==> flow/design.v <==
module debounc_1 (
	clk,
	n_rst,
	din,
	dout
);
parameter T_20MS = 15'd20_000;  
input clk;
input n_rst;
input din;
output dout;
reg [14:0] cnt;
wire cnt_restart;
reg din_d1;
always @(posedge clk or negedge n_rst)
	if(!n_rst) begin
		din_d1 <= 1'b0;
	end
	else begin
		din_d1 <= din;
	end
assign cnt_restart = (din != din_d1)? 1'b1 : 1'b0;
always @(posedge clk or negedge n_rst)
	if(!n_rst) begin
		cnt <= 15'h0000;
	end
	else begin
		cnt <= (cnt_restart == 1'b1)? T_20MS :
			   (cnt > 15'h0000)? cnt - 15'h0001 : cnt;
	end
reg dout_rdy;
always @(posedge clk or negedge n_rst)
	if(!n_rst) begin
		dout_rdy <= 1'b0;
	end
	else begin
		dout_rdy <= ((cnt == 15'h0000) && (cnt_restart == 1'b0))? din : dout_rdy;
	end	
assign dout = dout_rdy;
endmodule
module debounc_2 (
	clk,
	n_rst,
	din,
	dout
);
parameter T_20MS = 15'd20_000;  
input clk;
input n_rst;
input din;
output dout;
reg [14:0] cnt;
wire cnt_restart;
reg din_d1;
always @(posedge clk or negedge n_rst)
	if(!n_rst) begin
		din_d1 <= 1'b0;
	end
	else begin
		din_d1 <= din;
	end
assign cnt_restart = (din != din_d1)? 1'b1 : 1'b0;
always @(posedge clk or negedge n_rst)
	if(!n_rst) begin
		cnt <= 15'h0000;
	end
	else begin
		 cnt <= ((cnt_restart == 1'b1) && (cnt == 15'h0000))? T_20MS :
            (cnt > 15'h0000)? cnt - 15'h0001 : cnt;
	end
reg dout_rdy;
always @(posedge clk or negedge n_rst)
   if(!n_rst) begin
      dout_rdy <= 1'b0;
   end
   else begin
      dout_rdy <= (cnt == T_20MS)? din_d1 : dout_rdy;
   end   assign dout = dout_rdy;
endmodule
module debounc_3 (
	clk,
	n_rst,
	din,
	dout
);
parameter T_20MS = 15'd20_000;  
input clk;
input n_rst;
input din;
output dout;
reg [14:0] cnt;
wire cnt_restart;
reg din_d1;
always @(posedge clk or negedge n_rst)
	if(!n_rst) begin
		din_d1 <= 1'b0;
	end
	else begin
		din_d1 <= din;
	end
assign cnt_restart = (din != din_d1)? 1'b1 : 1'b0;
always @(posedge clk or negedge n_rst)
	if(!n_rst) begin
		cnt <= 15'h0000;
	end
	else begin
		 cnt <= ((cnt_restart == 1'b1) && (cnt == 15'h0000))? T_20MS :
            (cnt > 15'h0000)? cnt - 15'h0001 : cnt;
	end
reg dout_rdy;
always @(posedge clk or negedge n_rst)
	if(!n_rst) begin
		dout_rdy <= 1'b0;
	end
	else begin
		dout_rdy <= ((cnt == 15'h0000) && (cnt_restart == 1'b0))? din : dout_rdy;
	end	
assign dout = dout_rdy;
endmodule
module edge_det_p(
    clk,
    n_rst,
    b0,
    b0_on
);
input clk;
input n_rst;
input b0;
output b0_on;
reg b0_d1;
reg b0_d2;
wire b0_on;
always @(posedge clk or negedge n_rst)  
if(!n_rst) begin
    b0_d1 <= 1'b0;
    b0_d2 <= 1'b0;
end
else begin
    b0_d1 <= b0;
    b0_d2 <= b0_d1;
end
assign b0_on = (b0_d1 && !b0_d2) ? 1'b1 : 1'b0;  
endmodule
module led(
  clk,
  n_rst,
  din,
  dout
  );
input clk;
input n_rst;
input din;
output reg dout;
parameter T_1S = 20'd1_000_000; 
reg [19:0] counter; 
reg din_prev; 
always @(posedge clk or negedge n_rst) begin
  if (!n_rst) begin
    counter <= 0;
    dout <= 0;
    din_prev <= 0;
  end 
  else begin
    if (din != din_prev) begin
      counter <= 0;  
      dout <= 1;  
    end 
    else if (counter >= T_1S) begin
      dout <= 0;
      counter <= counter;  
    end 
    else begin
      counter <= counter + 1;  
    end
    din_prev <= din;  
  end
end
endmodule
module doorlock_hdl(
  clk,
  n_rst,
  bt,
  btstar,
  led
);
input clk;
input n_rst;
input [9:0] bt;
input btstar;
output led;
parameter S_IDLE = 3'h0;
parameter S_FIRST = 3'h1;
parameter S_SEC = 3'h2;
parameter S_LAST = 3'h3;
parameter S_OPEN = 3'h4;
parameter S_FAKE = 3'h5;
wire bt_any;
reg [2:0] c_state, n_state;
always @(posedge clk or negedge n_rst)
  if(!n_rst) begin
    c_state <= S_IDLE;
  end
  else begin
    c_state <= n_state;
  end
assign bt_any = (bt == 10'h000)? 1'b0 : 1'b1;
always @(c_state or bt or btstar or bt_any)
  case (c_state)
    S_IDLE : begin
      n_state = (bt[1] == 1'b1)? S_FIRST : c_state;
    end
    S_FIRST : begin
      n_state = (bt[2] == 1'b1)? S_SEC : ((btstar == 1'b1) || (bt_any == 1'b1))? S_IDLE : c_state;
    end
    S_SEC : begin
      n_state = (bt[7] == 1'b1)? S_LAST : (btstar == 1'b1) ? S_IDLE : (bt_any == 1'b1) ? S_FAKE : c_state;
    end
    S_LAST : begin
      n_state = (btstar == 1'b1)? S_OPEN : (bt[7] == 1'b1) ? c_state : (bt_any == 1'b1)? S_FAKE : c_state;
    end
    S_OPEN : begin
      n_state = S_IDLE;
    end
    S_FAKE : begin
      n_state = (bt[7] == 1'b1) ? S_LAST : (btstar == 1'b1) ? S_IDLE : c_state;
    end
    default : begin
      n_state = S_IDLE;
    end
  endcase
assign led = (c_state == S_OPEN)? 1'b1 : 1'b0;
endmodule
module bd_if(
  clk,
  n_rst,
  bt_i,
  btstar_i,
  led_i,
  bt_o,
  btstar_o,
  led_o
  );
parameter T_1S = 20'd1_000_000;
parameter T_20MS = 15'd20_000;
input clk;
input n_rst;
input [9:0] bt_i;
input btstar_i;
input led_i;
output [9:0] bt_o;
output btstar_o;
output led_o;
wire [9:0] dwire;
debounc_1 #(.T_20MS(T_20MS)) u_debounc0(
  .clk(clk),
  .n_rst(n_rst),
  .din(bt_i[0]),
  .dout(dwire[0])
);
edge_det_p u_edgedet_p0 (
  .clk(clk),
  .n_rst(n_rst),
  .b0(dwire[0]),
  .b0_on(bt_o[0])
  );
debounc_1 #(.T_20MS(T_20MS)) u_debounc1(
  .clk(clk),
  .n_rst(n_rst),
  .din(bt_i[1]),
  .dout(dwire[1])
);
edge_det_p u_edgedet_p1 (
  .clk(clk),
  .n_rst(n_rst),
  .b0(dwire[1]),
  .b0_on(bt_o[1])
  );
debounc_2 #(.T_20MS(T_20MS)) u_debounc2(
  .clk(clk),
  .n_rst(n_rst),
  .din(bt_i[2]),
  .dout(dwire[2])
);
edge_det_p u_edgedet_p2 (
  .clk(clk),
  .n_rst(n_rst),
  .b0(dwire[2]),
  .b0_on(bt_o[2])
  );
debounc_2 #(.T_20MS(T_20MS)) u_debounc3(
  .clk(clk),
  .n_rst(n_rst),
  .din(bt_i[3]),
  .dout(dwire[3])
);
edge_det_p u_edgedet_p3 (
  .clk(clk),
  .n_rst(n_rst),
  .b0(dwire[3]),
  .b0_on(bt_o[3])
  );
debounc_2 #(.T_20MS(T_20MS)) u_debounc4(
  .clk(clk),
  .n_rst(n_rst),
  .din(bt_i[4]),
  .dout(dwire[4])
);
edge_det_p u_edgedet_p4 (
  .clk(clk),
  .n_rst(n_rst),
  .b0(dwire[4]),
  .b0_on(bt_o[4])
  );
debounc_2 #(.T_20MS(T_20MS)) u_debounc5(
  .clk(clk),
  .n_rst(n_rst),
  .din(bt_i[5]),
  .dout(dwire[5])
);
edge_det_p u_edgedet_p5 (
  .clk(clk),
  .n_rst(n_rst),
  .b0(dwire[5]),
  .b0_on(bt_o[5])
  );
debounc_3 #(.T_20MS(T_20MS)) u_debounc6(
  .clk(clk),
  .n_rst(n_rst),
  .din(bt_i[6]),
  .dout(dwire[6])
);
edge_det_p u_edgedet_p6 (
  .clk(clk),
  .n_rst(n_rst),
  .b0(dwire[6]),
  .b0_on(bt_o[6])
  );
debounc_3 #(.T_20MS(T_20MS)) u_debounc7(
  .clk(clk),
  .n_rst(n_rst),
  .din(bt_i[7]),
  .dout(dwire[7])
);
edge_det_p u_edgedet_p7(
  .clk(clk),
  .n_rst(n_rst),
  .b0(dwire[7]),
  .b0_on(bt_o[7])
  );
debounc_3 #(.T_20MS(T_20MS)) u_debounc8(
  .clk(clk),
  .n_rst(n_rst),
  .din(bt_i[8]),
  .dout(dwire[8])
);
edge_det_p u_edgedet_p8 (
  .clk(clk),
  .n_rst(n_rst),
  .b0(dwire[8]),
  .b0_on(bt_o[8])
  );
debounc_3 #(.T_20MS(T_20MS)) u_debounc9(
  .clk(clk),
  .n_rst(n_rst),
  .din(bt_i[9]),
  .dout(dwire[9])
);
edge_det_p u_edgedet_p9 (
  .clk(clk),
  .n_rst(n_rst),
  .b0(dwire[9]),
  .b0_on(bt_o[9])
  );
edge_det_p u_edgedet_pstar (
  .clk(clk),
  .n_rst(n_rst),
  .b0(~btstar_i),
  .b0_on(btstar_o)
  );
led #(.T_1S(T_1S)) u_led(
  .clk(clk),
  .n_rst(n_rst),
  .din(led_i),
  .dout(led_o)
);
endmodule
module top(
	clk,
	n_rst,
	bt,
	btstar,
	led
);
parameter T_1S = 20'd1_000_000;  
parameter T_20MS = 15'd20_000;  
input clk;
input n_rst;
input [9:0] bt;
input btstar;
output led;
wire [9:0] bt_w;
wire btstar_w;
wire led_w;
bd_if #(
	.T_1S(T_1S),
	.T_20MS(T_20MS)
) u_bd_if(
    .clk(clk),
    .n_rst(n_rst),
    .bt_i(bt),
    .btstar_i(btstar),
    .led_i(led_w),
    .bt_o(bt_w),
    .btstar_o(btstar_w),
    .led_o(led)
);
doorlock_hdl u_doorlock(
    .clk(clk),
    .n_rst(n_rst),
    .bt(bt_w),
    .btstar(btstar_w),
    .led(led_w)
);
endmodule
Ticket comment

-- Tool chain data of top
Tool output for the design above before and after an edit, in the order of the flow.
Lines under "before" count in the file above, lines under "after" in the edited file.
"change": "after" minus "before" as printed here.
Operators: Yosys type, input widths -> output width; for muxes data width and select width s.
Cell names lack the library's common part.
Not given: --
- design top: top
- clock input: clk
- cell library: sky130hd
- library corner: tt_025C_1v80

-- The edit
Unified diff, file above to edited file.
A script made this edit. It was not meant as an optimisation and need not keep what the design does.
begin of diff
@@ -388,5 +388,5 @@
 	clk,
 	n_rst,
-	bt,
+	bt_pad,
 	btstar,
 	led
@@ -396,7 +396,9 @@
 input clk;
 input n_rst;
-input [9:0] bt;
+input [9:0] bt_pad;
 input btstar;
 output led;
+reg [9:0] bt;
+always @(posedge clk) bt <= bt_pad;
 wire [9:0] bt_w;
 wire btstar_w;
end of diff

-- Word-level counts
Source: Yosys, flattened and elaborated, memories not mapped. Widths are those after wreduce. Registers that Yosys merges into a memory's read port (data or address) are not register bits. Print and check cells do not count. Equal cells are merged and count once.
- bit counts (what ; before ; after ; change):
    output and inout bits ; 1 ; 1 ; 0
    elaborated cells ; 229 ; 230 ; +1
    bits in registers ; 217 ; 227 ; +10
    input bits ; 13 ; 13 ; 0
- cells by class (what ; before ; after ; change):
    bitwise gates (word level) ; 7 ; 7 ; 0
    reduce/logical cells ; 61 ; 61 ; 0
    mux-type cells ; 58 ; 58 ; 0
    equality and inequality tests ; 25 ; 25 ; 0
    add/sub/neg operators ; 11 ; 11 ; 0
    order comparisons ; 11 ; 11 ; 0
- operators by type and width (operator ; before ; after ; change):
    $logic_and 1x1->1 ; 25 ; 25 ; 0
    $mux 1 ; 25 ; 25 ; 0
    $mux 15 ; 20 ; 20 ; 0
    $logic_not 1->1 ; 11 ; 11 ; 0
    $ne 1x1->1 ; 11 ; 11 ; 0
    $reduce_bool 2->1 ; 11 ; 11 ; 0
    $gt 15x1->1 const B ; 10 ; 10 ; 0
    $logic_not 15->1 ; 10 ; 10 ; 0
    $mux 3 ; 10 ; 10 ; 0
    $sub 15x1->15 const B ; 10 ; 10 ; 0
    $not 1->1 ; 7 ; 7 ; 0
    $eq 15x15->1 const B ; 4 ; 4 ; 0
    $eq 3x2->1 const B ; 2 ; 2 ; 0
    $eq 3x3->1 const B ; 2 ; 2 ; 0
    $mux 20 ; 2 ; 2 ; 0
    $ne 2x2->1 const B ; 2 ; 2 ; 0
    $ne 3x3->1 const B ; 2 ; 2 ; 0
    $add 20x1->20 const B ; 1 ; 1 ; 0
    $eq 3x1->1 const B ; 1 ; 1 ; 0
    $ge 20x20->1 const B ; 1 ; 1 ; 0
    $logic_not 10->1 ; 1 ; 1 ; 0
    $logic_not 3->1 ; 1 ; 1 ; 0
    $logic_or 1x1->1 ; 1 ; 1 ; 0
    $ne 3x2->1 const B ; 1 ; 1 ; 0
    $pmux 3 s5 ; 1 ; 1 ; 0
    $reduce_and 4->1 ; 1 ; 1 ; 0

-- Logic depth
Longest topological path by Yosys (ltp), each cell counted once; first at word level (registers and memories cut), then after technology mapping (sequential cells cut; the memories' decode and read muxes count).
- depth (what ; before ; after ; change):
    word-level depth ; 9 ; 9 ; 0
    ABC_AREA ; 0 ; 0 ; --
    gate-level depth with buffers ; 8 ; 8 ; 0

-- Netlist
Yosys stat after the flow's synthesis: flattened, memories mapped to cells. It holds for the ABC_AREA given above (unset counts as 0); a run with the other value may have another netlist.
- synthesis totals (what ; before ; after ; change):
    area of sequential cells (µm²) ; 5506.5 ; 5706.7 ; +200.2
    buffers ; 9 ; 14 ; +5
    mapped flip-flops ; 220 ; 230 ; +10
    standard cells after synthesis ; 1032 ; 1022 ; -10
    cell area after synthesis (µm²) ; 10364.9 ; 10561.4 ; +196.5
- cells by type (type ; before ; after ; change):
    nand2_1 ; 92 ; 78 ; -14
    nand3_1 ; 43 ; 30 ; -13
    dfxtp_1 ; 0 ; 10 ; +10
    inv_1 ; 48 ; 42 ; -6
    or4_1 ; 17 ; 11 ; -6
    or3_1 ; 11 ; 17 ; +6
    mux2_2 ; 8 ; 14 ; +6
    nor3_1 ; 49 ; 54 ; +5
    nand2b_1 ; 12 ; 17 ; +5
    o31ai_1 ; 11 ; 6 ; -5
    a21o_1 ; 10 ; 5 ; -5
    clkbuf_1 ; 6 ; 11 ; +5
    a211oi_1 ; 17 ; 13 ; -4
    nor3b_1 ; 9 ; 5 ; -4
    a211oi_2 ; 0 ; 4 ; +4
    a21oi_1 ; 52 ; 49 ; -3
    xor2_1 ; 37 ; 34 ; -3
    nor4_1 ; 31 ; 28 ; -3
Not every row of either side is listed.
By module: a second synthesis without flattening, with its own total; a netlist apart from the flattened one above.
- second synthesis, totals (what ; before ; after ; change):
    cell total of the unflattened synthesis ; 1054 ; 1066 ; +12
    area total of the unflattened synthesis (µm²) ; 11398.4 ; 11607.4 ; +209.0
Each row is one instance without its submodules.
- modules, before (module ; cells ; instances ; sequential area (µm²) ; area (µm²)):
    debounc_2 (T_20MS=20000) ; 82 ; 4 ; 425.4 ; 913.4
    debounc_3 (T_20MS=20000) ; 84 ; 4 ; 425.4 ; 893.4
    debounc_1 (T_20MS=20000) ; 100 ; 2 ; 425.4 ; 988.4
    led (T_1S=1000000) ; 130 ; 1 ; 550.5 ; 1191.1
    edge_det_p ; 3 ; 11 ; 50.0 ; 63.8
    doorlock_hdl ; 26 ; 1 ; 151.4 ; 297.8
    bd_if (T_1S=1000000, T_20MS=20000) ; 1 ; 1 ; 0.0 ; 3.8
    top ; 0 ; 1 ; 0.0 ; 0.0
- modules, after (module ; cells ; instances ; sequential area (µm²) ; area (µm²)):
    debounc_2 (T_20MS=20000) ; 82 ; 4 ; 425.4 ; 913.4
    debounc_3 (T_20MS=20000) ; 84 ; 4 ; 425.4 ; 893.4
    debounc_1 (T_20MS=20000) ; 100 ; 2 ; 425.4 ; 988.4
    led (T_1S=1000000) ; 130 ; 1 ; 550.5 ; 1191.1
    edge_det_p ; 3 ; 11 ; 50.0 ; 63.8
    doorlock_hdl ; 28 ; 1 ; 151.4 ; 306.5
    top ; 10 ; 1 ; 200.2 ; 200.2
    bd_if (T_1S=1000000, T_20MS=20000) ; 1 ; 1 ; 0.0 ; 3.8

-- Path before layout
Source: OpenSTA report_checks on the synthesized netlist (no wires, ideal clock, input and output delay 20% of the period each), path of least setup slack; recovery checks are left aside. Register names are those of the netlist, which keeps one name where synthesis merged equal registers.
- timing path post-synthesis (what ; before ; after ; change):
    path kind ; input to register ; register to output ; --
    from ; in bt[3] ; reg u_bd_if.u_led.dout ; --
    to ; reg u_bd_if.u_debounc3.cnt[10] ; out led ; --
    input delay (ns) ; 2.000 ; -- ; --
    driving pins on the path ; 4 ; 1 ; -3
    period (ns) ; 10.0 ; 10.0 ; 0.0
    path buffers ; 0 ; 0 ; 0
    output delay (ns) ; -- ; 2.000 ; --
    library setup time (ns) ; 0.125 ; -- ; --
    time at the first pin (ns) ; 2.000 ; 0.000 ; -2.000
    data required time (ns) ; 9.875 ; 8.000 ; -1.875
    path delay (ns) ; 0.993 ; 0.385 ; -0.608
    arrival time (ns) ; 2.868 ; 0.385 ; -2.483
    path slack (ns) ; 7.007 ; 7.615 ; +0.608
    period reached after synthesis (ns) ; 2.993 ; 2.385 ; -0.608
"path delay" = arrival - input delay + setup time.
A path that ends at an output port has no setup time.
"driving pins on the path": output pins that drive a net of the path, with the launching flip-flop's if there is one; two outputs of one cell count as two.
"period reached after synthesis" is the clock period less the worst setup slack; recovery checks do not enter. This is arithmetic on one report: input and output delays are still those of the set period (20% each).
The rows between start and end are the longest chain of elaborated cells between them; the timing report does not say that the signal goes this way. Where chains are equally long, one stands for them.
Each line given opens the expression or statement behind the cell; cells for indexed reads and writes are added by Yosys, which also makes memories of some case tables.
At most two assigning lines are given for a register; there are more.
On the way, post-synthesis, before:
- cells stage by stage: xor2_1 nor4b_1 nor2_1 mux2_2
- noted cells in the longest elaborated chain: 4
- elaborated cells between the ends (all ways) at 5
- ends and longest elaborated chain, post-synthesis, before (what ; line ; source):
    from (decl) ; 398 ; input [9:0] bt;
    $ne 1x1->1 ; 62 ; assign cnt_restart = (din != din_d1)? 1'b1 : 1'b0;
    $mux 1 ; 62 ;
    $logic_and 1x1->1 ; 68 ; cnt <= ((cnt_restart == 1'b1) && (cnt == 15'h0000))? T_20MS :
    $mux 15 ; 68 ;
    to (assign) ; 65 ; cnt <= 15'h0000;
    to (assign) ; 68 ;
    to (decl) ; 52 ; reg [14:0] cnt;
On the way, post-synthesis, after:
- cells stage by stage: dfrtp_1
- noted cells in the longest elaborated chain: 0
- elaborated cells between the ends (all ways) at 0
- ends and longest elaborated chain, post-synthesis, after (what ; line ; source):
    from (decl) ; 153 ; output reg dout;
    from (assign) ; 160 ; dout <= 0;
    from (assign) ; 166 ; dout <= 1;
    to (decl) ; 400 ; output led;

-- Path in the finished layout
From the final timing report of the runs of pair 1: the path of least setup slack in the routed layout; clock arrival at registers is part of the times.
- timing path after layout (what ; before ; after ; change):
    path kind ; register to register ; register to register ; --
    from ; reg u_bd_if.u_debounc2.cnt[0] ; reg u_bd_if.u_debounc2.cnt[0] ; --
    to ; reg u_bd_if.u_debounc2.cnt[2] ; reg u_bd_if.u_debounc2.cnt[10] ; --
    arrival time (ns) ; 3.20 ; 2.97 ; -0.23
    path slack (ns) ; 0.64 ; 0.87 ; +0.23
    library setup time (ns) ; 0.11 ; 0.11 ; 0.00
    time at the first pin (ns) ; 0.51 ; 0.52 ; +0.01
    path buffers ; 0 ; 0 ; 0
    data required time (ns) ; 3.84 ; 3.84 ; 0.00
    period (ns) ; 3.44 ; 3.44 ; 0.00
    driving pins on the path ; 8 ; 8 ; 0
The rows between start and end are the longest chain of elaborated cells between them; the timing report does not say that the signal goes this way. Where chains are equally long, one stands for them.
On the way, after layout, before:
- cells stage by stage: dfrtp_1 inv_1 ha_1 or4b_2 or2_2 nor4_4 nor2_1 mux2_2
- noted cells in the longest elaborated chain: 3
- elaborated cells between the ends (all ways) at 7
- ends and longest elaborated chain, after layout, before (what ; line ; source):
    from (decl) ; 52 ; reg [14:0] cnt;
    from (assign) ; 65 ; cnt <= 15'h0000;
    from (assign) ; 68 ; cnt <= ((cnt_restart == 1'b1) && (cnt == 15'h0000))? T_20MS :
    $sub 15x1->15 ; 69 ; (cnt > 15'h0000)? cnt - 15'h0001 : cnt;
    $mux 15 ; 69 ;
    $mux 15 ; 68 ;
    to (assign) ; 65 ;
    to (assign) ; 68 ;
    to (decl) ; 52 ;
On the way, after layout, after:
- cells stage by stage: dfrtp_1 inv_1 ha_1 or4b_2 and4bb_2 and2_1 nor2_1 mux2_2
- noted cells in the longest elaborated chain: 3
- elaborated cells between the ends (all ways) at 7
- ends and longest elaborated chain, after layout, after (what ; line ; source):
    from (decl) ; 52 ; reg [14:0] cnt;
    from (assign) ; 65 ; cnt <= 15'h0000;
    from (assign) ; 68 ; cnt <= ((cnt_restart == 1'b1) && (cnt == 15'h0000))? T_20MS :
    $sub 15x1->15 ; 69 ; (cnt > 15'h0000)? cnt - 15'h0001 : cnt;
    $mux 15 ; 69 ;
    $mux 15 ; 68 ;
    to (assign) ; 65 ;
    to (assign) ; 68 ;
    to (decl) ; 52 ;

-- Measured runs
Runs of the flow (Yosys, OpenROAD) on both versions; the two runs of a pair have the same settings. The constraints put input and output delay at 20% of the set period each and load the outputs with 0.01 pF.
Flow settings, pair 1:
- noted period_ns: 3.44
- noted CAP_MARGIN: 20
- CORE_MARGIN at 2
- CORE_UTILIZATION at 40
- SLEW_MARGIN at 20
- results, pair 1 (what ; before ; after ; change):
    lowest setup slack (ns) ; 0.640 ; 0.873 ; +0.233
    setup TNS (ns) ; 0.000 ; 0.000 ; 0.000
    post-route utilization (%) ; 46.8 ; 45.9 ; -0.9
    clock period reached (ns) ; 2.800 ; 2.567 ; -0.233
    area of the standard cells in the finished layout (µm²) ; 11845.1 ; 11935.2 ; +90.1
    netlist area reported by Yosys (µm²) ; 10364.9 ; 10561.4 ; +196.5
    total power of the final layout (mW) ; 6.226 ; 8.386 ; +2.160
    area inside the die boundary (µm²) ; 27216.8 ; 27718.9 ; +502.1
Flow settings, pair 2:
- ABC_AREA at 1
- CORE_ASPECT_RATIO: 1.45
- CORE_UTILIZATION at 42
- noted GPL_ROUTABILITY_DRIVEN: 1
- noted GPL_TIMING_DRIVEN: 0
- PLACE_DENSITY at 0.55
- noted SETUP_SLACK_MARGIN: 0.36
- SLEW_MARGIN at 30
- noted period_ns: 2.0
- noted CAP_MARGIN: 20
- CORE_MARGIN at 2
- results, pair 2 (what ; before ; after ; change):
    lowest setup slack (ns) ; 0.414 ; 0.413 ; -0.001
    setup TNS (ns) ; 0.000 ; 0.000 ; 0.000
    post-route utilization (%) ; 49.4 ; 49.8 ; +0.4
    clock period reached (ns) ; 1.586 ; 1.587 ; +0.001
    area of the standard cells in the finished layout (µm²) ; 13849.5 ; 14392.6 ; +543.1
    netlist area reported by Yosys (µm²) ; 11939.0 ; 12323.1 ; +384.1
    total power of the final layout (mW) ; 9.672 ; 17.377 ; +7.705
    area inside the die boundary (µm²) ; 29814.0 ; 30750.5 ; +936.5
"clock period reached" is the run's clock period less its worst setup slack. It is reckoned from that one timing run; input and output delays stay at 20% of the period that was set.
"total power of the final layout" rests on the timing tool's default activity at the inputs, not on a simulated workload.
